==> flow/design.v <==
module pc_module(
    input [31:0] pc_in,
    input freeze,
    input clk,
    input rst,
    output reg [31:0] pc_out
);
always @(posedge clk, posedge rst) begin
    if (rst == 1) begin
        pc_out <= 0;
    end
    else if(freeze == 1) begin
        pc_out <= pc_out;
    end
    else begin
        pc_out <= pc_in;
    end
end
endmodule 
module adder(
    input [31:0] a,
    input [31:0] b,
    input rst,
    output [31:0] result
);
assign result = rst ? 32'b0: a+b;
endmodule  
module multiplexer(
    input [31:0] a,
    input [31:0] b,
    input select,
    output [31:0] out
);
assign out = select ? b : a;
endmodule  
module instruction_fetch(
    input clk,
    input rst,
    input freeze,
    input branch_taken,
    input [31:0] branch_adr,
    output [31:0] pc_out,
    output [31:0] imem_addr,
    input [31:0] imem_data,
    output [31:0] instruction 
);
wire [31:0] pc_wire;
wire [31:0] mux_out;
wire [31:0] pc_out_wire;
pc_module pcm(.pc_in    (mux_out),.freeze   (freeze && !branch_taken),.clk   (clk),.rst  (rst),.pc_out   (pc_wire));
multiplexer mux(.a  (pc_out_wire),.b    (branch_adr),.select    (branch_taken),.out     (mux_out));
adder adder(.a     (pc_wire),.b    (32'd4), .rst     (rst), .result    (pc_out_wire));
assign imem_addr = pc_wire;
assign instruction = rst ? 32'b0 : imem_data;
assign pc_out = rst ? 32'b0 : pc_out_wire;
endmodule
module instruction_fetch_register(
    input clk,
    input rst,
    input freeze,
    input flush,
    input [31:0] pc_in,
    input [31:0] instruction_in,
    output reg [31:0] pc,
    output reg [31:0] instruction
);
always@(posedge clk, posedge rst) begin
    if (rst) begin
        pc <= 32'b0;
        instruction <= 32'b0;			
    end else if (flush) begin
        pc <= 32'b0;
        instruction <= 32'b0;			
    end
    else if(freeze == 1'b0) begin
        pc <= pc_in;
        instruction <= instruction_in;
    end else begin
        pc <= pc;
        instruction <= instruction;
    end
end
endmodule  
module control_unit (
  input [1:0] mode,
  input [3:0] opcode,
  input s,
  output [3:0] execute_command,
  output mem_read, mem_write,
  output wb_enable,
  output b,
  output update_state
);
  assign update_state = s && mode == 2'b00;
  assign b = (opcode[3] == 1'b0 && mode == 2'b10) ? 1'b1 : 1'b0;
  assign wb_enable = ((mode == 2'b00 && (opcode == 4'b1101 || opcode == 4'b1111 || opcode == 4'b0100 || opcode == 4'b0101 || opcode == 4'b0010 || opcode == 4'b0110 || opcode == 4'b0000 || opcode == 4'b1100 || opcode == 4'b0001)) || (opcode == 4'b0100 && s == 1'b1 && mode == 2'b01)) ? 1'b1 : 0;
  assign mem_read = (opcode == 4'b0100 && mode == 2'b01 && s == 1'b1 ) ? 1 : 0;
  assign mem_write = (opcode == 4'b0100 && mode == 2'b01 && s == 1'b0 ) ? 1 : 0;
  assign execute_command = (opcode == 4'b1101 ? 4'b0001 : (opcode == 4'b1111 ? 4'b1001 : (opcode == 4'b0100 ? 4'b0010 :
   (opcode == 4'b0101 ? 4'b0011 : (opcode == 4'b0010 ? 4'b0100 : (opcode == 4'b0110 ?  4'b0101 : (opcode == 4'b0000 ? 4'b0110 : (opcode == 4'b1100 ? 4'b0111 :
   (opcode == 4'b0001 ? 4'b1000 : (opcode == 4'b1010 ? 4'b0100 : (opcode == 4'b1101 ? 4'b0110 : (opcode == 4'b1000 ? 4'b0110 : 4'b0))))))))))));
endmodule
module condition_check (
    input[3:0] condition,
    input[3:0] condState,
    output check
);
    assign check = ((condition == 4'b0000 && condState[2] == 1'b1) || (condition == 4'b0001 && condState[2] == 1'b0) || (condition == 4'b0010 && condState[1] == 1'b1)
    || (condition == 4'b0011 && condState[1] == 1'b0) || (condition == 4'b0100 && condState[3] == 1'b1) || (condition == 4'b0101 && condState[3] == 1'b0) 
    || (condition == 4'b0110 && condState[0] == 1'b1) || (condition == 4'b0111 && condState[0] == 1'b0) || (condition == 4'b1000 && condState[1] == 1'b1 && condState[2] == 1'b0)
    || (condition == 4'b1001 && (condState[1] == 1'b0 || condState[2] == 1'b1)) || (condition == 4'b1010 && condState[3] == condState[0]) || (condition == 4'b1011 && condState[3] != condState[0]) 
    || (condition == 4'b1100 && condState[2] == 1'b0 && condState[3] == condState[0]) || (condition == 4'b1101 && (condState[2] == 1'b1 || condState[3] != condState[0])) || (condition == 4'b1110) || (condition == 4'b1111)) ? 1'b1 : 1'b0;
endmodule
module register_file ( 
  input clk, rst,
  input[3:0] src1, src2, dest_wb, 
  input[31:0] result_wb, 
  input write_back_enable,
  output [31:0] reg1, reg2
);
  reg[31:0] regs[15:0];
  assign reg1 = (write_back_enable && dest_wb == src1) ? result_wb : regs[src1];
  assign reg2 = (write_back_enable && dest_wb == src2) ? result_wb : regs[src2];
  integer i;
	always @(posedge clk, posedge rst) begin
		if (rst) begin
			for (i = 0; i < 16; i = i + 1) begin
				regs[i] <= i;
			end
		end
		else if (write_back_enable) begin 
			regs[dest_wb] <= result_wb;
		end
	end
endmodule
module instrcution_decode(
    input clk,
    input rst,
    input [31:0] instruction,
    input [31:0] result_wb,
    input write_back_enable,
    input [3:0] dest_wb,
    input hazard,
    input [3:0] sr,
    input [31:0] pc_in,
    output wb_en,
    output mem_r_en,
    output mem_w_en,
    output b,
    output s,
    output [3:0] exec_cmd,
    output [31:0] val_rn,
    output [31:0] val_rm,
    output imm,
    output [11:0] shift_operand,
    output [23:0] signed_imm_24,
    output [3:0] dest,
    output [3:0] src1,
    output [3:0] src2,
    output two_src,
    output [31:0] pc_out
);
assign shift_operand = instruction[11:0];
assign imm = instruction[25];
assign signed_imm_24 = instruction[23:0];
assign pc_out = pc_in;
assign dest = instruction[15:12];
wire check;
wire[3:0] exec_cmd_wire;
wire mem_r_en_wire;
wire mem_w_en_wire;
wire wb_en_wire;
wire b_wire;
wire s_wire;
assign two_src = !instruction[25] || mem_w_en_wire;
control_unit cu(
    .mode   (instruction[27:26]),
    .opcode (instruction[24:21]),
    .s  (instruction[20]),
    .execute_command    (exec_cmd_wire),
    .mem_read   (mem_r_en_wire),
    .mem_write  (mem_w_en_wire),
    .wb_enable  (wb_en_wire),
    .b  (b_wire),
    .update_state   (s_wire)
);
condition_check cc(
    .condition  (instruction[31:28]),
    .condState  (sr),
    .check  (check)
);
wire cond_or_hazard;
assign cond_or_hazard = hazard || !check;
assign s = !cond_or_hazard ? s_wire : 0;
assign b = !cond_or_hazard ? b_wire : 0;
assign wb_en = !cond_or_hazard ? wb_en_wire : 0;
assign mem_w_en = !cond_or_hazard ? mem_w_en_wire : 0;
assign mem_r_en = !cond_or_hazard ? mem_r_en_wire : 0;
wire [3:0] src2_wire;
assign exec_cmd = !cond_or_hazard ? exec_cmd_wire : 0;
assign src1 = instruction[19:16];
assign src2 = src2_wire;
assign src2_wire = mem_w_en_wire ? dest : instruction[3:0];
register_file rf(
    .clk   (clk),
    .rst   (rst),
    .src1  (instruction[19:16]),
    .src2  (src2_wire),
    .dest_wb   (dest_wb),
    .result_wb (result_wb),
    .write_back_enable (write_back_enable),
    .reg1  (val_rn),
    .reg2  (val_rm)
);
endmodule  
module instruction_decode_register(
    input clk,
    input rst,
    input flush,
    input wb_en_in,
    input mem_r_en_in,
    input mem_w_en_in,
    input b_in,
    input s_in,
    input [3:0] exe_cmd_in,
    input [31:0] pc_in,
    input [31:0] val_rn_in,
    input [31:0] val_rm_in,
    input imm_in,
    input [11:0] shift_operand_in,
    input [23:0] signed_imm_24_in,
    input [3:0] dest_in,
    input [3:0] sr_in,
    input [3:0] src1_in,
    input [3:0] src2_in,
    output reg wb_en,
    output reg mem_r_en,
    output reg mem_w_en,
    output reg b,
    output reg s,
    output reg [3:0] exe_cmd,
    output reg [31:0] pc,
    output reg [31:0] val_rn,
    output reg [31:0] val_rm,
    output reg imm,
    output reg [11:0] shift_operand,
    output reg [23:0] signed_imm_24,
    output reg [3:0] dest,
    output reg [3:0] sr_out,
    output reg [3:0] src1_out,
    output reg [3:0] src2_out
);
always@(posedge clk, posedge rst) begin
    if (rst) begin
        wb_en <= 0;
        mem_r_en <= 0;
        mem_w_en <= 0;
        b <= 0;
        s <= 0;
        exe_cmd <= 0;
        pc <= 0;
        val_rm <= 0;
        val_rn <= 0;
        imm <= 0;
        shift_operand <= 0;
        signed_imm_24 <= 0;
        dest <= 0;
        src1_out <= 0;
        src2_out <= 0;
        sr_out <= 0;
    end else if (flush) begin
        wb_en <= 0;
        mem_r_en <= 0;
        mem_w_en <= 0;
        b <= 0;
        s <= 0;
        exe_cmd <= 0;
        pc <= 0;
        val_rm <= 0;
        val_rn <= 0;
        imm <= 0;
        shift_operand <= 0;
        signed_imm_24 <= 0;
        dest <= 0;
        src1_out <= 0;
        src2_out <= 0;
        sr_out <= 0;
    end else begin
        wb_en <= wb_en_in;
        mem_r_en <= mem_r_en_in;
        mem_w_en <= mem_w_en_in;
        b <= b_in;
        s <= s_in;
        exe_cmd <= exe_cmd_in;
        pc <= pc_in;
        val_rm <= val_rm_in;
        val_rn <= val_rn_in;
        imm <= imm_in;
        shift_operand <= shift_operand_in;
        signed_imm_24 <= signed_imm_24_in;
        dest <= dest_in;
        src1_out <= src1_in;
        src2_out <= src2_in;
        sr_out <= sr_in;
    end
end
endmodule  
module alu(
    input[3:0] exec_command,
    input[31:0] in1,
    input[31:0] in2,
    input carry_in,
    output[31:0] result,
    output c,
    output n,
    output z,
    output v
);
    wire [32:0] result_extend;
    wire [32:0] in1_extend;
    wire [32:0] in2_extend;
    assign in1_extend = {in1[31],in1};
    assign in2_extend = {in2[31],in2};
    assign result_extend = exec_command == 4'b0001 ? in2_extend : (exec_command == 4'b1001 ? ~in2_extend : (exec_command == 4'b0010 ? (in2_extend + in1_extend) : 
    (exec_command == 4'b0011 ? (in1_extend + in2_extend + carry_in) : (exec_command == 4'b0100 ? (in1_extend - in2_extend) : (exec_command == 4'b0101 ? (in1_extend - in2_extend - 1) : 
    (exec_command == 4'b0110 ? (in1_extend & in2_extend) : (exec_command == 4'b0111 ? (in1_extend | in2_extend) : (exec_command == 4'b1000 ? (in2_extend ^ in1_extend) : 
    (in1_extend))))))))) ;
    assign result = result_extend[31:0];
    assign c = result_extend[32] == 1'b1 && result_extend[31] == 1'b0;
    assign n = result[31];
    assign z = (result == 0);
    assign v = ((exec_command == 4'b0010 || exec_command == 4'b0011) && in1[31] == in2[31] && in1[31] != result[31]) || ((exec_command == 4'b0100 || exec_command == 4'b0101) && in1[31] == ~in2[31] && in1[31] != result[31]);
endmodule  
module val2_gen(
    input[31:0] val_rm,
    input imm,
    input mem_en,
    input [11:0] shift_operand,
    output reg [31:0] result
);
wire [31:0] imm8 = {24'b0, shift_operand[7:0]};
wire [4:0] imm_rot = {shift_operand[11:8], 1'b0};
wire [4:0] sh_amt = shift_operand[11:7];
wire [63:0] imm_dbl = {imm8, imm8} >> imm_rot;
wire [63:0] rm_dbl = {val_rm, val_rm} >> sh_amt;
always @(*) begin
    if(mem_en == 1) begin
       result = {20'b0, shift_operand};
    end
    else if (imm == 1) begin
        result = imm_dbl[31:0];
    end else if(imm == 0 && shift_operand[4] == 0) begin
        case (shift_operand[6:5])
            2'b00: result = val_rm << sh_amt;
            2'b01: result = val_rm >> sh_amt;
            2'b10: result = val_rm >>> sh_amt;
            default: result = rm_dbl[31:0];
        endcase
    end else begin
        result = val_rm;
    end
end
endmodule
module status_register(
    input clk,
    input rst,
    input n,
    input z,
    input c,
    input v,
    input s,
    output [3:0] cond
);
reg[3:0] cond_reg;
always @(posedge clk, posedge rst) begin
    if(rst == 1'b1) begin
        cond_reg <= 4'b0;
    end else if (s == 1'b1) begin
        cond_reg <= {n,z,c,v};
    end
end
assign cond = s == 1'b1 ? {n,z,c,v} : cond_reg;
endmodule
module execution(
    input clk,
    input rst,
    input s,
    input [3:0] exec_cmd,
    input mem_r_en, mem_w_en,
    input [31:0] pc,
    input [31:0] val_rn,val_rm,
    input imm,
    input [11:0] shift_operand,
    input [23:0] signed_imm_24,
    input [3:0] sr,
    output[31:0] alu_result,br_addr,
    output[3:0] status,
    output[31:0] val_rm_out
);
wire[31:0] signed_imm_24_extended;
assign signed_imm_24_extended = {signed_imm_24[23],signed_imm_24[23],signed_imm_24[23],signed_imm_24[23],signed_imm_24[23],signed_imm_24[23],signed_imm_24[23],signed_imm_24[23],signed_imm_24};
assign br_addr = pc + (signed_imm_24_extended << 2);
wire mem_en;
wire c,n,z,v;
assign mem_en = mem_r_en | mem_w_en;
wire [31:0] mux_before_alu_out_wire;
wire[31:0] val2_gen_wire;
val2_gen val2_gen(
    .val_rm (val_rm_out),
    .imm    (imm),
    .mem_en (mem_en),
    .shift_operand  (shift_operand),
    .result (val2_gen_wire)
);
alu alu(
    .exec_command (exec_cmd),
    .in1    (mux_before_alu_out_wire),
    .in2    (val2_gen_wire),
    .carry_in   (sr[1]),
    .result (alu_result),
    .c  (c),
    .n  (n),
    .z  (z),
    .v  (v)
);
status_register sreg(
    .clk   (clk),
    .rst   (rst),
    .n (n),
    .z (z),
    .c (c),
    .v (v),
    .s (s),
    .cond  (status)
);
assign val_rm_out = val_rm;
assign mux_before_alu_out_wire = val_rn;
endmodule 
module execution_register(
    input clk,
    input rst,
    input wb_en_in,
    input mem_r_en_in,
    input mem_w_en_in,
    input [31:0] alu_result_in,
    input [31:0] st_val_in,
    input [3:0] dest_in,
    output reg wb_en,
    output reg mem_r_en,
    output reg mem_w_en,
    output reg [31:0] alu_result,
    output reg [31:0] st_val,
    output reg [3:0] dest
);
always @(posedge clk, posedge rst) begin
    if (rst) begin
        wb_en <= 0;
        mem_r_en <= 0;
        mem_w_en <= 0;
        alu_result <= 0;
        st_val <= 0;
        dest <= 0;
    end else begin
        wb_en <= wb_en_in;
        mem_r_en <= mem_r_en_in;
        mem_w_en <= mem_w_en_in;
        alu_result <= alu_result_in;
        st_val <= st_val_in;
        dest <= dest_in;
    end
end
endmodule  
module memory_register(
    input clk,
    input rst,
    input wb_en_in,
    input mem_r_en_in,
    input [31:0] alu_result_in,
    input [31:0] mem_read_value_in,
    input [3:0] dest_in,
    output reg [31:0] alu_result,
    output reg [31:0] mem_read_value,
    output reg [3:0] dest,
    output reg wb_en,
    output reg mem_r_en
);
always @(posedge clk, posedge rst) begin
    if (rst) begin
        alu_result <= 0;
        mem_read_value <= 0;
        dest <= 0;
        wb_en <= 0;
        mem_r_en <= 0;
    end else begin
        dest <= dest_in;
        mem_read_value <= mem_read_value_in;
        alu_result <= alu_result_in;
        wb_en <= wb_en_in;
        mem_r_en <= mem_r_en_in;
    end
end
endmodule  
module write_back(
    input [31:0] alu_result,
    input [31:0] mem_result,
    input mem_r_en,
    output [31:0] out
);
assign out = mem_r_en ? mem_result : alu_result;
endmodule  
module hazard_detection_unit_old(
    input [3:0] src1,
    input [3:0] src2,
    input [3:0] exe_dest,
    input exe_wb_en,
    input mem_wb_en,
    input two_src,
    input [3:0] mem_dest,
    output reg hazard_detected
);
always @(*) begin
    if(mem_wb_en && src1 == mem_dest) begin
        hazard_detected <= 1;
    end else if(exe_wb_en && src1 == exe_dest) begin
        hazard_detected <= 1;
    end else if(two_src && mem_wb_en && src2 == mem_dest) begin
        hazard_detected <= 1;
    end else if(two_src && exe_wb_en && src2 == exe_dest) begin
        hazard_detected <= 1;
    end else begin
        hazard_detected <= 0;
    end
end
endmodule  
module ARM(
    input clk,
    input rst,
    output [31:0] imem_addr,
    input [31:0] imem_data,
    output [31:0] dmem_addr,
    output [31:0] dmem_wdata,
    output dmem_we,
    input [31:0] dmem_rdata
);
wire hazard;
wire branch_taken;
wire [31:0] branch_adr;
wire [31:0] pc_if_out;
wire [31:0] instruction_if_out;
instruction_fetch inst_fetch(
	.clk	(clk),
	.rst	(rst),
	.freeze	(hazard),
	.branch_taken	(branch_taken),
	.branch_adr	(branch_adr),
	.pc_out	(pc_if_out),
	.imem_addr	(imem_addr),
	.imem_data	(imem_data),
	.instruction	(instruction_if_out)
);
wire [31:0] pc_if_reg_out;
wire [31:0] instruction_if_reg_out;
instruction_fetch_register inst_fetch_reg(
	.clk	(clk),
	.rst	(rst),
	.freeze	(hazard),
	.flush	(branch_taken),
	.pc_in(pc_if_out),
	.instruction_in	(instruction_if_out),
	.pc	(pc_if_reg_out),
	.instruction	(instruction_if_reg_out)
);
wire[31:0] result_wb;
wire write_back_enable;
wire [3:0] dest_wb;
wire [3:0] sr;
wire wb_en_id_out;
wire mem_r_en_id_out;
wire mem_w_en_id_out;
wire b_id_out;
wire s_id_out;
wire [3:0] exec_cmd_id_out;
wire [31:0] val_rn_id_out;
wire [31:0] val_rm_id_out;
wire imm_id_out;
wire [11:0] shift_operand_id_out;
wire [23:0] signed_imm_24_id_out;
wire [3:0] dest_id_out;
wire [3:0] src1_id_out;
wire [3:0] src2_id_out;
wire two_src_id_out;
wire [31:0] pc_id_out;
instrcution_decode inst_decode(
	.clk	(clk),
	.rst	(rst),
	.instruction	(instruction_if_reg_out),
	.result_wb	(result_wb),
	.write_back_enable	(write_back_enable),
	.dest_wb	(dest_wb),
	.hazard	(hazard),
	.sr	(sr),
	.pc_in	(pc_if_reg_out),
	.wb_en	(wb_en_id_out),
	.mem_r_en	(mem_r_en_id_out),
	.mem_w_en	(mem_w_en_id_out),
	.b	(b_id_out),
	.s	(s_id_out),
	.exec_cmd	(exec_cmd_id_out),
	.val_rn	(val_rn_id_out),
	.val_rm	(val_rm_id_out),
	.imm		(imm_id_out),
	.shift_operand	(shift_operand_id_out),
	.signed_imm_24	(signed_imm_24_id_out),
	.dest	(dest_id_out),
	.src1	(src1_id_out),
	.src2	(src2_id_out),
	.two_src	(two_src_id_out),
	.pc_out	(pc_id_out)
);
wire wb_en_id_reg_out;
wire mem_r_en_id_reg_out;
wire mem_w_en_id_reg_out;
wire b_id_reg_out;
wire s_id_reg_out;
wire [3:0] exe_cmd_id_reg_out;
wire [31:0] pc_id_reg_out;
wire [31:0] val_rn_id_reg_out;
wire [31:0] val_rm_id_reg_out;
wire imm_id_reg_out;
wire [11:0] shift_operand_id_reg_out;
wire [23:0] signed_imm_24_id_reg_out;
wire [3:0] dest_id_reg_out;
wire [3:0] sr_id_reg_out;
wire [3:0] src1_id_reg_out;
wire [3:0] src2_id_reg_out;
instruction_decode_register inst_decode_reg(
	.clk	(clk),
	.rst	(rst),
	.flush	(branch_taken),
	.wb_en_in	(wb_en_id_out),
	.mem_r_en_in	(mem_r_en_id_out),
	.mem_w_en_in	(mem_w_en_id_out),
	.b_in	(b_id_out),
	.s_in	(s_id_out),
	.exe_cmd_in	(exec_cmd_id_out),
	.pc_in	(pc_id_out),
	.val_rn_in	(val_rn_id_out),
	.val_rm_in	(val_rm_id_out),
	.imm_in	(imm_id_out),
	.shift_operand_in	(shift_operand_id_out),
	.signed_imm_24_in	(signed_imm_24_id_out),
	.dest_in	(dest_id_out),
	.sr_in	(sr),
	.src1_in	(src1_id_out),
	.src2_in	(src2_id_out),
	.wb_en	(wb_en_id_reg_out),
	.mem_r_en	(mem_r_en_id_reg_out),
	.mem_w_en	(mem_w_en_id_reg_out),
	.b (branch_taken),
	.s (s_id_reg_out),
	.exe_cmd	(exe_cmd_id_reg_out),
	.pc	(pc_id_reg_out),
	.val_rn	(val_rn_id_reg_out),
	.val_rm	(val_rm_id_reg_out),
	.imm	(imm_id_reg_out),
	.shift_operand	(shift_operand_id_reg_out),
	.signed_imm_24	(signed_imm_24_id_reg_out),
	.dest	(dest_id_reg_out),
	.sr_out	(sr_id_reg_out),
	.src1_out	(src1_id_reg_out),
	.src2_out	(src2_id_reg_out)
);
wire [31:0] alu_result_exe_reg_out;
wire [31:0] alu_result_exe_out;
wire [31:0] val_rm_exe_out;
execution exe(
	.clk	(clk),
	.rst 	(rst),
	.s	(s_id_reg_out),
	.exec_cmd	(exe_cmd_id_reg_out),
	.mem_r_en	(mem_r_en_id_reg_out),
	.mem_w_en	(mem_w_en_id_reg_out),
	.pc	(pc_id_reg_out),
	.val_rn	(val_rn_id_reg_out),
	.val_rm	(val_rm_id_reg_out),
	.imm	(imm_id_reg_out),
	.shift_operand	(shift_operand_id_reg_out),
	.signed_imm_24	(signed_imm_24_id_reg_out),
	.sr	(sr_id_reg_out),
	.alu_result	(alu_result_exe_out),
	.br_addr	(branch_adr),
	.status	(sr),
	.val_rm_out	(val_rm_exe_out)
);
wire wb_en_exe_reg_out;
wire mem_r_en_exe_reg_out;
wire mem_w_en_exe_reg_out;
wire [3:0] dest_exe_reg_out;
wire [31:0] val_rm_exe_reg_out;
execution_register exe_reg(
	.clk	(clk),
	.rst	(rst),
	.wb_en_in	(wb_en_id_reg_out),
	.mem_r_en_in	(mem_r_en_id_reg_out),
	.mem_w_en_in	(mem_w_en_id_reg_out),
	.alu_result_in	(alu_result_exe_out),
	.st_val_in	(val_rm_exe_out),
	.dest_in	(dest_id_reg_out),
	.wb_en	(wb_en_exe_reg_out),
	.mem_r_en	(mem_r_en_exe_reg_out),
	.mem_w_en	(mem_w_en_exe_reg_out),
	.alu_result	(alu_result_exe_reg_out),
	.st_val	(val_rm_exe_reg_out),
	.dest	(dest_exe_reg_out)
);
wire [31:0] mem_result_out;
assign dmem_addr = alu_result_exe_reg_out;
assign dmem_wdata = val_rm_exe_reg_out;
assign dmem_we = mem_w_en_exe_reg_out;
assign mem_result_out = mem_r_en_exe_reg_out ? dmem_rdata : 32'b0;
wire [31:0] alu_result_mem_reg_out;
wire [31:0] mem_read_val_mem_reg_out;
wire mem_r_en_mem_reg_out;
memory_register mem_reg(
	.clk	(clk),
	.rst	(rst),
	.wb_en_in	(wb_en_exe_reg_out),
	.mem_r_en_in	(mem_r_en_exe_reg_out),
	.alu_result_in	(alu_result_exe_reg_out),
	.mem_read_value_in	(mem_result_out),
	.dest_in	(dest_exe_reg_out),
	.alu_result	(alu_result_mem_reg_out),
	.mem_read_value	(mem_read_val_mem_reg_out),
	.dest	(dest_wb),
	.wb_en	(write_back_enable),
	.mem_r_en	(mem_r_en_mem_reg_out)
);
write_back wb(
	.alu_result	(alu_result_mem_reg_out),
	.mem_result	(mem_read_val_mem_reg_out),
	.mem_r_en	(mem_r_en_mem_reg_out),
	.out	(result_wb)
);
hazard_detection_unit_old hdu(
	.src1	(src1_id_out),
	.src2	(src2_id_out),
	.exe_dest	(dest_id_reg_out),
	.exe_wb_en	(wb_en_id_reg_out),
	.mem_wb_en	(wb_en_exe_reg_out),
	.two_src	(two_src_id_out),
	.mem_dest	(dest_exe_reg_out),
	.hazard_detected	(hazard)
);
endmodule  
Reports on ARM
The steps from the RTL of ARM to its reports follow in flow order.
Lines are those of the file above, counted from 1.
Library cell names are shortened.
{"block": "design", "top": "ARM", "clk_port": "clk", "cell_library": "sky130hd", "pvt_corner": "tt_025C_1v80"}

Word-level counts
Source: Yosys, flattened and elaborated. Widths are those after wreduce. Registers that Yosys merges into a memory's read port (data or address) are not register bits. Print and check cells do not count. Equal cells are merged and count once.
{"block": "classes", "n_addsub": 6, "n_eq": 95, "shifts": 5, "n_mux": 69, "bitwise": 15, "reduce_logical": 97}
{"block": "ops", "op": "parallel mux 32 bit (select 16 bit)", "n": 2}
{"block": "ops", "op": "two-way mux 32 bit", "n": 18}
{"block": "ops", "op": "two-way mux 33 bit", "n": 9}
{"block": "ops", "op": "equality test 4 bit with constant B", "n": 39}
{"block": "ops", "op": "parallel mux 32 bit (select 3 bit)", "n": 1}
{"block": "ops", "op": "equality test 4 x 3 -> 1 bit with constant B", "n": 23}
{"block": "ops", "op": "right shift 64 x 5 -> 32 bit", "n": 1}
{"block": "ops", "op": "two-way mux 4 bit", "n": 14}
{"block": "ops", "op": "equality test 4 x 2 -> 1 bit with constant B", "n": 11}
{"block": "ops", "op": "right shift 40 x 5 -> 32 bit", "n": 1}
{"block": "ops", "op": "logical AND 1 bit", "n": 39}
{"block": "ops", "op": "adder 32 x 32 -> 33 bit", "n": 1}
{"block": "ops", "op": "subtractor 32 x 32 -> 33 bit", "n": 1}
{"block": "ops", "op": "adder 33 x 1 -> 33 bit", "n": 1}
{"block": "ops", "op": "subtractor 33 x 1 -> 33 bit with constant B", "n": 1}
{"block": "ops", "op": "AND 33 bit", "n": 1}
{"block": "ops", "op": "bitwise OR 33 bit", "n": 1}
{"block": "ops", "op": "bitwise XOR 33 bit", "n": 1}
{"block": "ops", "op": "NOT 33 bit", "n": 1}
{"block": "ops", "op": "AND reduction 2 bit", "n": 16}
{"block": "ops", "op": "adder 32 x 3 -> 32 bit with constant B", "n": 1}
{"block": "ops", "op": "adder 32 bit", "n": 1}
{"block": "ops", "op": "<< shifter 32 x 5 -> 32 bit", "n": 1}
{"block": "ops", "op": "right shift 32 x 5 -> 32 bit", "n": 1}
{"block": "ops", "op": ">>> shifter 32 x 5 -> 32 bit", "n": 1}
{"block": "ops", "op": "zero test 32 bit", "n": 1}
{"block": "ops", "op": "logical OR 1 bit", "n": 31}
{"block": "ops", "op": "equality test 4 x 1 -> 1 bit with constant B", "n": 6}
Not listed: further kinds 16, cells in them 62.
{"block": "bits", "ff_bits": 901, "in_bits": 66, "out_inout_bits": 97, "word_cells": 332}

Depth
Yosys ltp: most cells in a row. Word level: on the elaborated netlist, between registers, memories and ports. Mapped: between sequential cells and ports; inverters and the memories' decode and read muxes count.
{"block": "logic_depth", "ltp_word": 41, "abc_area": 0, "depth_mapped": 38, "depth_no_buf": 29}

Netlist
Source: synth_stat.txt of the flow (Yosys; design flattened, memories mapped). It holds for the ABC_AREA given above (unset counts as 0); a run with the other value may have another netlist.
{"block": "mapped", "cell_count": 6320, "mapped_area_um2": 56158.9, "flip_flops": 889}
{"block": "by_type", "cell": "dfrtp_1", "n": 857}
{"block": "by_type", "cell": "a21oi_1", "n": 615}
{"block": "by_type", "cell": "nor2_1", "n": 705}
{"block": "by_type", "cell": "a22oi_1", "n": 333}
{"block": "by_type", "cell": "o21ai_0", "n": 399}
{"block": "by_type", "cell": "nand2_1", "n": 469}
{"block": "by_type", "cell": "ha_1", "n": 129}
{"block": "by_type", "cell": "mux2i_1", "n": 152}
{"block": "by_type", "cell": "clkbuf_1", "n": 398}
{"block": "by_type", "cell": "mux2_2", "n": 113}
{"block": "by_type", "cell": "mux4_2", "n": 55}
{"block": "by_type", "cell": "a22o_1", "n": 112}
{"block": "by_type", "cell": "a221oi_1", "n": 97}
{"block": "by_type", "cell": "dfstp_2", "n": 32}
{"block": "by_type", "cell": "nand3_1", "n": 161}
{"block": "by_type", "cell": "a211oi_1", "n": 98}
{"block": "by_type", "cell": "nand4_1", "n": 107}
{"block": "by_type", "cell": "nor2b_1", "n": 101}
Not listed: further types 106, cells in them 1387.
The figures by module come from a second, unflattened synthesis with its own total; it is not the netlist above.
{"block": "unflattened", "cells_unflattened": 6461, "hier_area_um2": 63783.7}
Rows give one instance, submodules left out.
{"block": "by_module", "mod": "register_file", "instances": 1, "n_cells": 2456, "area_um2": 27931.8, "mod_seq_area_um2": 12852.3}
{"block": "by_module", "mod": "alu", "instances": 1, "n_cells": 1503, "area_um2": 9554.2, "mod_seq_area_um2": 0.0}
{"block": "by_module", "mod": "val2_gen", "instances": 1, "n_cells": 839, "area_um2": 6511.2, "mod_seq_area_um2": 0.0}
{"block": "by_module", "mod": "instruction_decode_register", "instances": 1, "n_cells": 334, "area_um2": 5036.1, "mod_seq_area_um2": 3953.8}
{"block": "by_module", "mod": "instruction_fetch_register", "instances": 1, "n_cells": 207, "area_um2": 2621.3, "mod_seq_area_um2": 1601.5}
{"block": "by_module", "mod": "adder", "instances": 1, "n_cells": 312, "area_um2": 2098.3, "mod_seq_area_um2": 0.0}
{"block": "by_module", "mod": "execution", "instances": 1, "n_cells": 258, "area_um2": 1831.8, "mod_seq_area_um2": 0.0}
{"block": "by_module", "mod": "execution_register", "instances": 1, "n_cells": 72, "area_um2": 1780.5, "mod_seq_area_um2": 1776.7}
{"block": "by_module", "mod": "memory_register", "instances": 1, "n_cells": 71, "area_um2": 1755.4, "mod_seq_area_um2": 1751.7}
{"block": "by_module", "mod": "pc_module", "instances": 1, "n_cells": 69, "area_um2": 1348.8, "mod_seq_area_um2": 800.8}
{"block": "by_module", "mod": "instrcution_decode", "instances": 1, "n_cells": 91, "area_um2": 708.2, "mod_seq_area_um2": 0.0}
{"block": "by_module", "mod": "instruction_fetch", "instances": 1, "n_cells": 74, "area_um2": 650.6, "mod_seq_area_um2": 0.0}
{"block": "by_module", "mod": "multiplexer", "instances": 1, "n_cells": 36, "area_um2": 544.3, "mod_seq_area_um2": 0.0}
{"block": "by_module", "mod": "write_back", "instances": 1, "n_cells": 36, "area_um2": 544.3, "mod_seq_area_um2": 0.0}
Modules not listed: 5.

Timing after synthesis
Path of least setup slack by OpenSTA after synthesis, without wires, with an ideal clock, recovery checks aside; 20% of the period is set as input and as output delay. Where synthesis merged equal registers, the netlist keeps one of their names.
{"block": "synth_timing", "path_kind": "input-to-reg", "startpoint": "input rst", "endpoint": "register inst_fetch.pcm.pc_out[3]", "tclk_ns": 11.0, "launch_ns": 2.200, "arrival_time_ns": 22.202, "required_time_ns": 10.917, "setup_slack_ns": -11.284, "delay_ns": 20.085, "stages": 4, "path_buffers": 0, "period_less_setup_slack_ns": 22.284}
"delay_ns" = arrival - input delay + setup time.
"stages" counts driving pins, that of a launching flip-flop among them; a cell with two outputs on the path counts twice.
"period_less_setup_slack_ns" = period - worst setup slack (recovery checks aside). The figure is calculated, with input and output delays left at 20% of the set period.
Between the ends stands the longest chain of elaborated cells between them, by number of cells; it is not shown to be the way that was timed. Of several equally long chains one is given.
Each line given opens the expression or statement behind the cell; cells for indexed reads and writes are added by Yosys, which also makes memories of some case tables.
At most two assigning lines are given for a register; there are more.
{"block": "synth_via", "cell_sequence": "inv_1 and3_1 o21ai_0 o21ai_0", "elab_chain_len": 2}
{"block": "synth_rtl", "element": "start, declared", "line": 537, "rtl": "input rst,"}
{"block": "synth_rtl", "element": "two-way mux 32 bit", "line": 26, "rtl": "assign result = rst ? 32'b0: a+b;"}
{"block": "synth_rtl", "element": "two-way mux 32 bit", "line": 34, "rtl": "assign out = select ? b : a;"}
{"block": "synth_rtl", "element": "end, assigned", "line": 13, "rtl": "pc_out <= pc_out;"}
{"block": "synth_rtl", "element": "end, assigned", "line": 16, "rtl": "pc_out <= pc_in;"}
{"block": "synth_rtl", "element": "end, declared", "line": 6, "rtl": "output reg [31:0] pc_out"}

Worst path after layout
From the final timing report of flow run 1: the path of least setup slack in the routed layout; clock arrival at registers is part of the times.
{"block": "layout_timing", "path_kind": "reg-to-reg", "startpoint": "register inst_decode_reg.shift_operand[7]", "endpoint": "register inst_decode_reg.exe_cmd", "tclk_ns": 10.4, "launch_ns": 0.75, "arrival_time_ns": 10.99, "required_time_ns": 11.03, "setup_slack_ns": 0.04, "stages": 32, "path_buffers": 8}
An end named without its bit number is one bit of that signal or, where synthesis recoded a state register, one of its new flip-flops.
Between the ends stands the longest chain of elaborated cells between them, by number of cells; it is not shown to be the way that was timed. Of several equally long chains one is given.
At most two assigning lines are given for a register; there are more.
{"block": "layout_via", "cell_sequence": "dfrtp_2 buf_6 buf_8 buf_6 buf_4 buf_6 buf_4 nor2_1 o32ai_1 o211a_1 o22a_1 inv_1 ha_1 nor4_4 nand2_1 a2111o_1 and3_1 clkbuf_1 mux2i_1 nor4b_4 nand3_1 nor4_1 mux2_2 o221ai_1 a221oi_1 nor4_2 nand3_2 and2_4 mux4_2 mux2_4 buf_6 nor4_1", "elab_chain_len": 39}
{"block": "layout_rtl", "element": "start, declared", "line": 246, "rtl": "output reg [11:0] shift_operand,"}
{"block": "layout_rtl", "element": "start, assigned", "line": 265, "rtl": "shift_operand <= 0;"}
{"block": "layout_rtl", "element": "start, assigned", "line": 299, "rtl": "shift_operand <= shift_operand_in;"}
{"block": "layout_rtl", "element": "right shift 64 x 5 -> 32 bit", "line": 345, "rtl": "wire [63:0] rm_dbl = {val_rm, val_rm} >> sh_amt;"}
{"block": "layout_rtl", "element": "parallel mux 32 bit (select 3 bit)", "line": 353, "rtl": "case (shift_operand[6:5])"}
{"block": "layout_rtl", "element": "two-way mux 32 bit", "line": 352, "rtl": "end else if(imm == 0 && shift_operand[4] == 0) begin"}
{"block": "layout_rtl", "element": "two-way mux 32 bit", "line": 350, "rtl": "else if (imm == 1) begin"}
{"block": "layout_rtl", "element": "two-way mux 32 bit", "line": 347, "rtl": "if(mem_en == 1) begin"}
{"block": "layout_rtl", "element": "bitwise XOR 33 bit", "line": 326, "rtl": "(exec_command == 4'b0110 ? (in1_extend & in2_extend) : (exec_command == 4'b0111 ? (in1_extend | in2_extend) : ..."}
{"block": "layout_rtl", "element": "two-way mux 33 bit (3 in a row)", "line": 326}
{"block": "layout_rtl", "element": "[9 not listed]"}
{"block": "layout_rtl", "element": "logical AND 1 bit", "line": 108, "rtl": "assign check = ((condition == 4'b0000 && condState[2] == 1'b1) || (condition == 4'b0001 && condState[2] == 1'b ..."}
{"block": "layout_rtl", "element": "logical OR 1 bit (15 in a row)", "line": 108}
{"block": "layout_rtl", "element": "two-way mux 1 bit", "line": 108}
{"block": "layout_rtl", "element": "zero test 1 bit", "line": 193, "rtl": "assign cond_or_hazard = hazard || !check;"}
{"block": "layout_rtl", "element": "logical OR 1 bit", "line": 193}
{"block": "layout_rtl", "element": "two-way mux 4 bit", "line": 200, "rtl": "assign exec_cmd = !cond_or_hazard ? exec_cmd_wire : 0;"}
{"block": "layout_rtl", "element": "two-way mux 4 bit", "line": 271, "rtl": "end else if (flush) begin"}
{"block": "layout_rtl", "element": "end, assigned", "line": 277, "rtl": "exe_cmd <= 0;"}
{"block": "layout_rtl", "element": "end, assigned", "line": 294, "rtl": "exe_cmd <= exe_cmd_in;"}
{"block": "layout_rtl", "element": "end, declared", "line": 241, "rtl": "output reg [3:0] exe_cmd,"}

Ticket comment

Top module ARM; platform sky130hd; tools Yosys and OpenROAD; 2 stored runs in no particular order. Input and output delays are each 20% of the period that was set; the output load is 0.01 pF.
"clock_period_reached_ns" is the run's clock period less its worst setup slack. It is reckoned from that one timing run; input and output delays stay at 20% of the period that was set.
"worst_path_time_ns" is the time allowed to the run's worst setup path (the clock period less input and output delay, where it has them) less its slack. Clock arrival times count: a late capture clock shortens it, a late launch clock lengthens it.

Flow run 1
==> flow/run.sh <==
#!/bin/bash
# the make line also repeats the synthesis and layout settings of config.mk as NAME=value (left out here)
make -C /OpenROAD-flow-scripts/flow DESIGN_CONFIG=/design/flow/config.mk WORK_HOME=/design/flow/orfs CLKGATE_MAP_FILE= finish
==> flow/config.mk <==
export PLATFORM = sky130hd
export DESIGN_NAME = ARM
export DESIGN_NICKNAME = ARM
export VERILOG_FILES = /design/flow/design.v
export SDC_FILE = /design/flow/constraint.sdc
export NUM_CORES = 4
export LEC_CHECK = 0
export ABC_AREA = 0
export CAP_MARGIN = 20
export CORE_MARGIN = 9
export CORE_UTILIZATION = 33
export GPL_TIMING_DRIVEN = 0
export MAX_ROUTING_LAYER = met5
export PLACE_DENSITY_LB_ADDON = 0.23
export SLEW_MARGIN = 20
==> flow/constraint.sdc <==
create_clock -name core_clock -period 10.4 [get_ports {clk}]
set_input_delay 2.0800 -clock core_clock [delete_from_list [all_inputs] [get_ports {clk}]]
set_output_delay 2.0800 -clock core_clock [all_outputs]
set_load 0.01 [all_outputs]

==> results of flow run 1, as JSON <==
{
  "worst_path_time_ns": 10.36,
  "worstPathKind": "reg-to-reg",
  "layout_utilization_frac": 0.397,
  "clock_period_reached_ns": 10.359,
  "synthArea_um2": 56158.9,
  "finish.stdcell_area_um2": 66766.5,
  "design_die_area_um2": 185352.0,
  "worst_hold_slack_ns": 0.361,
  "worstSetupSlack_ns": 0.041,
  "fin_tns_ns": 0.000
}

Flow run 2
==> flow/run.sh <==
#!/bin/bash
# the make line also repeats the synthesis and layout settings of config.mk as NAME=value (left out here)
make -C /OpenROAD-flow-scripts/flow DESIGN_CONFIG=/design/flow/config.mk WORK_HOME=/design/flow/orfs CLKGATE_MAP_FILE= finish
==> flow/config.mk <==
export PLATFORM = sky130hd
export DESIGN_NAME = ARM
export DESIGN_NICKNAME = ARM
export VERILOG_FILES = /design/flow/design.v
export SDC_FILE = /design/flow/constraint.sdc
export NUM_CORES = 4
export LEC_CHECK = 0
export ABC_AREA = 0
export CAP_MARGIN = 5
export CELL_PAD_IN_SITES_DETAIL_PLACEMENT = 1
export CORE_MARGIN = 2
export CORE_UTILIZATION = 22
export CTS_CLUSTER_DIAMETER = 188
export CTS_CLUSTER_SIZE = 79
export GPL_TIMING_DRIVEN = 0
export MAX_ROUTING_LAYER = met4
export MIN_ROUTING_LAYER = met1
export PLACE_DENSITY_LB_ADDON = 0.3
export SETUP_SLACK_MARGIN = 1.24
export SLEW_MARGIN = 20
==> flow/constraint.sdc <==
create_clock -name core_clock -period 9.25 [get_ports {clk}]
set_input_delay 1.8500 -clock core_clock [delete_from_list [all_inputs] [get_ports {clk}]]
set_output_delay 1.8500 -clock core_clock [all_outputs]
set_load 0.01 [all_outputs]

==> results of flow run 2, as JSON <==
{
  "layout_utilization_frac": 0.274,
  "fin_tns_ns": -0.010,
  "finish.stdcell_area_um2": 69583.0,
  "design_die_area_um2": 259325.0,
  "worst_path_time_ns": 9.26,
  "worstPathKind": "reg-to-reg",
  "worstSetupSlack_ns": -0.010,
  "synthArea_um2": 56158.9,
  "clock_period_reached_ns": 9.260,
  "worst_hold_slack_ns": 0.413
}
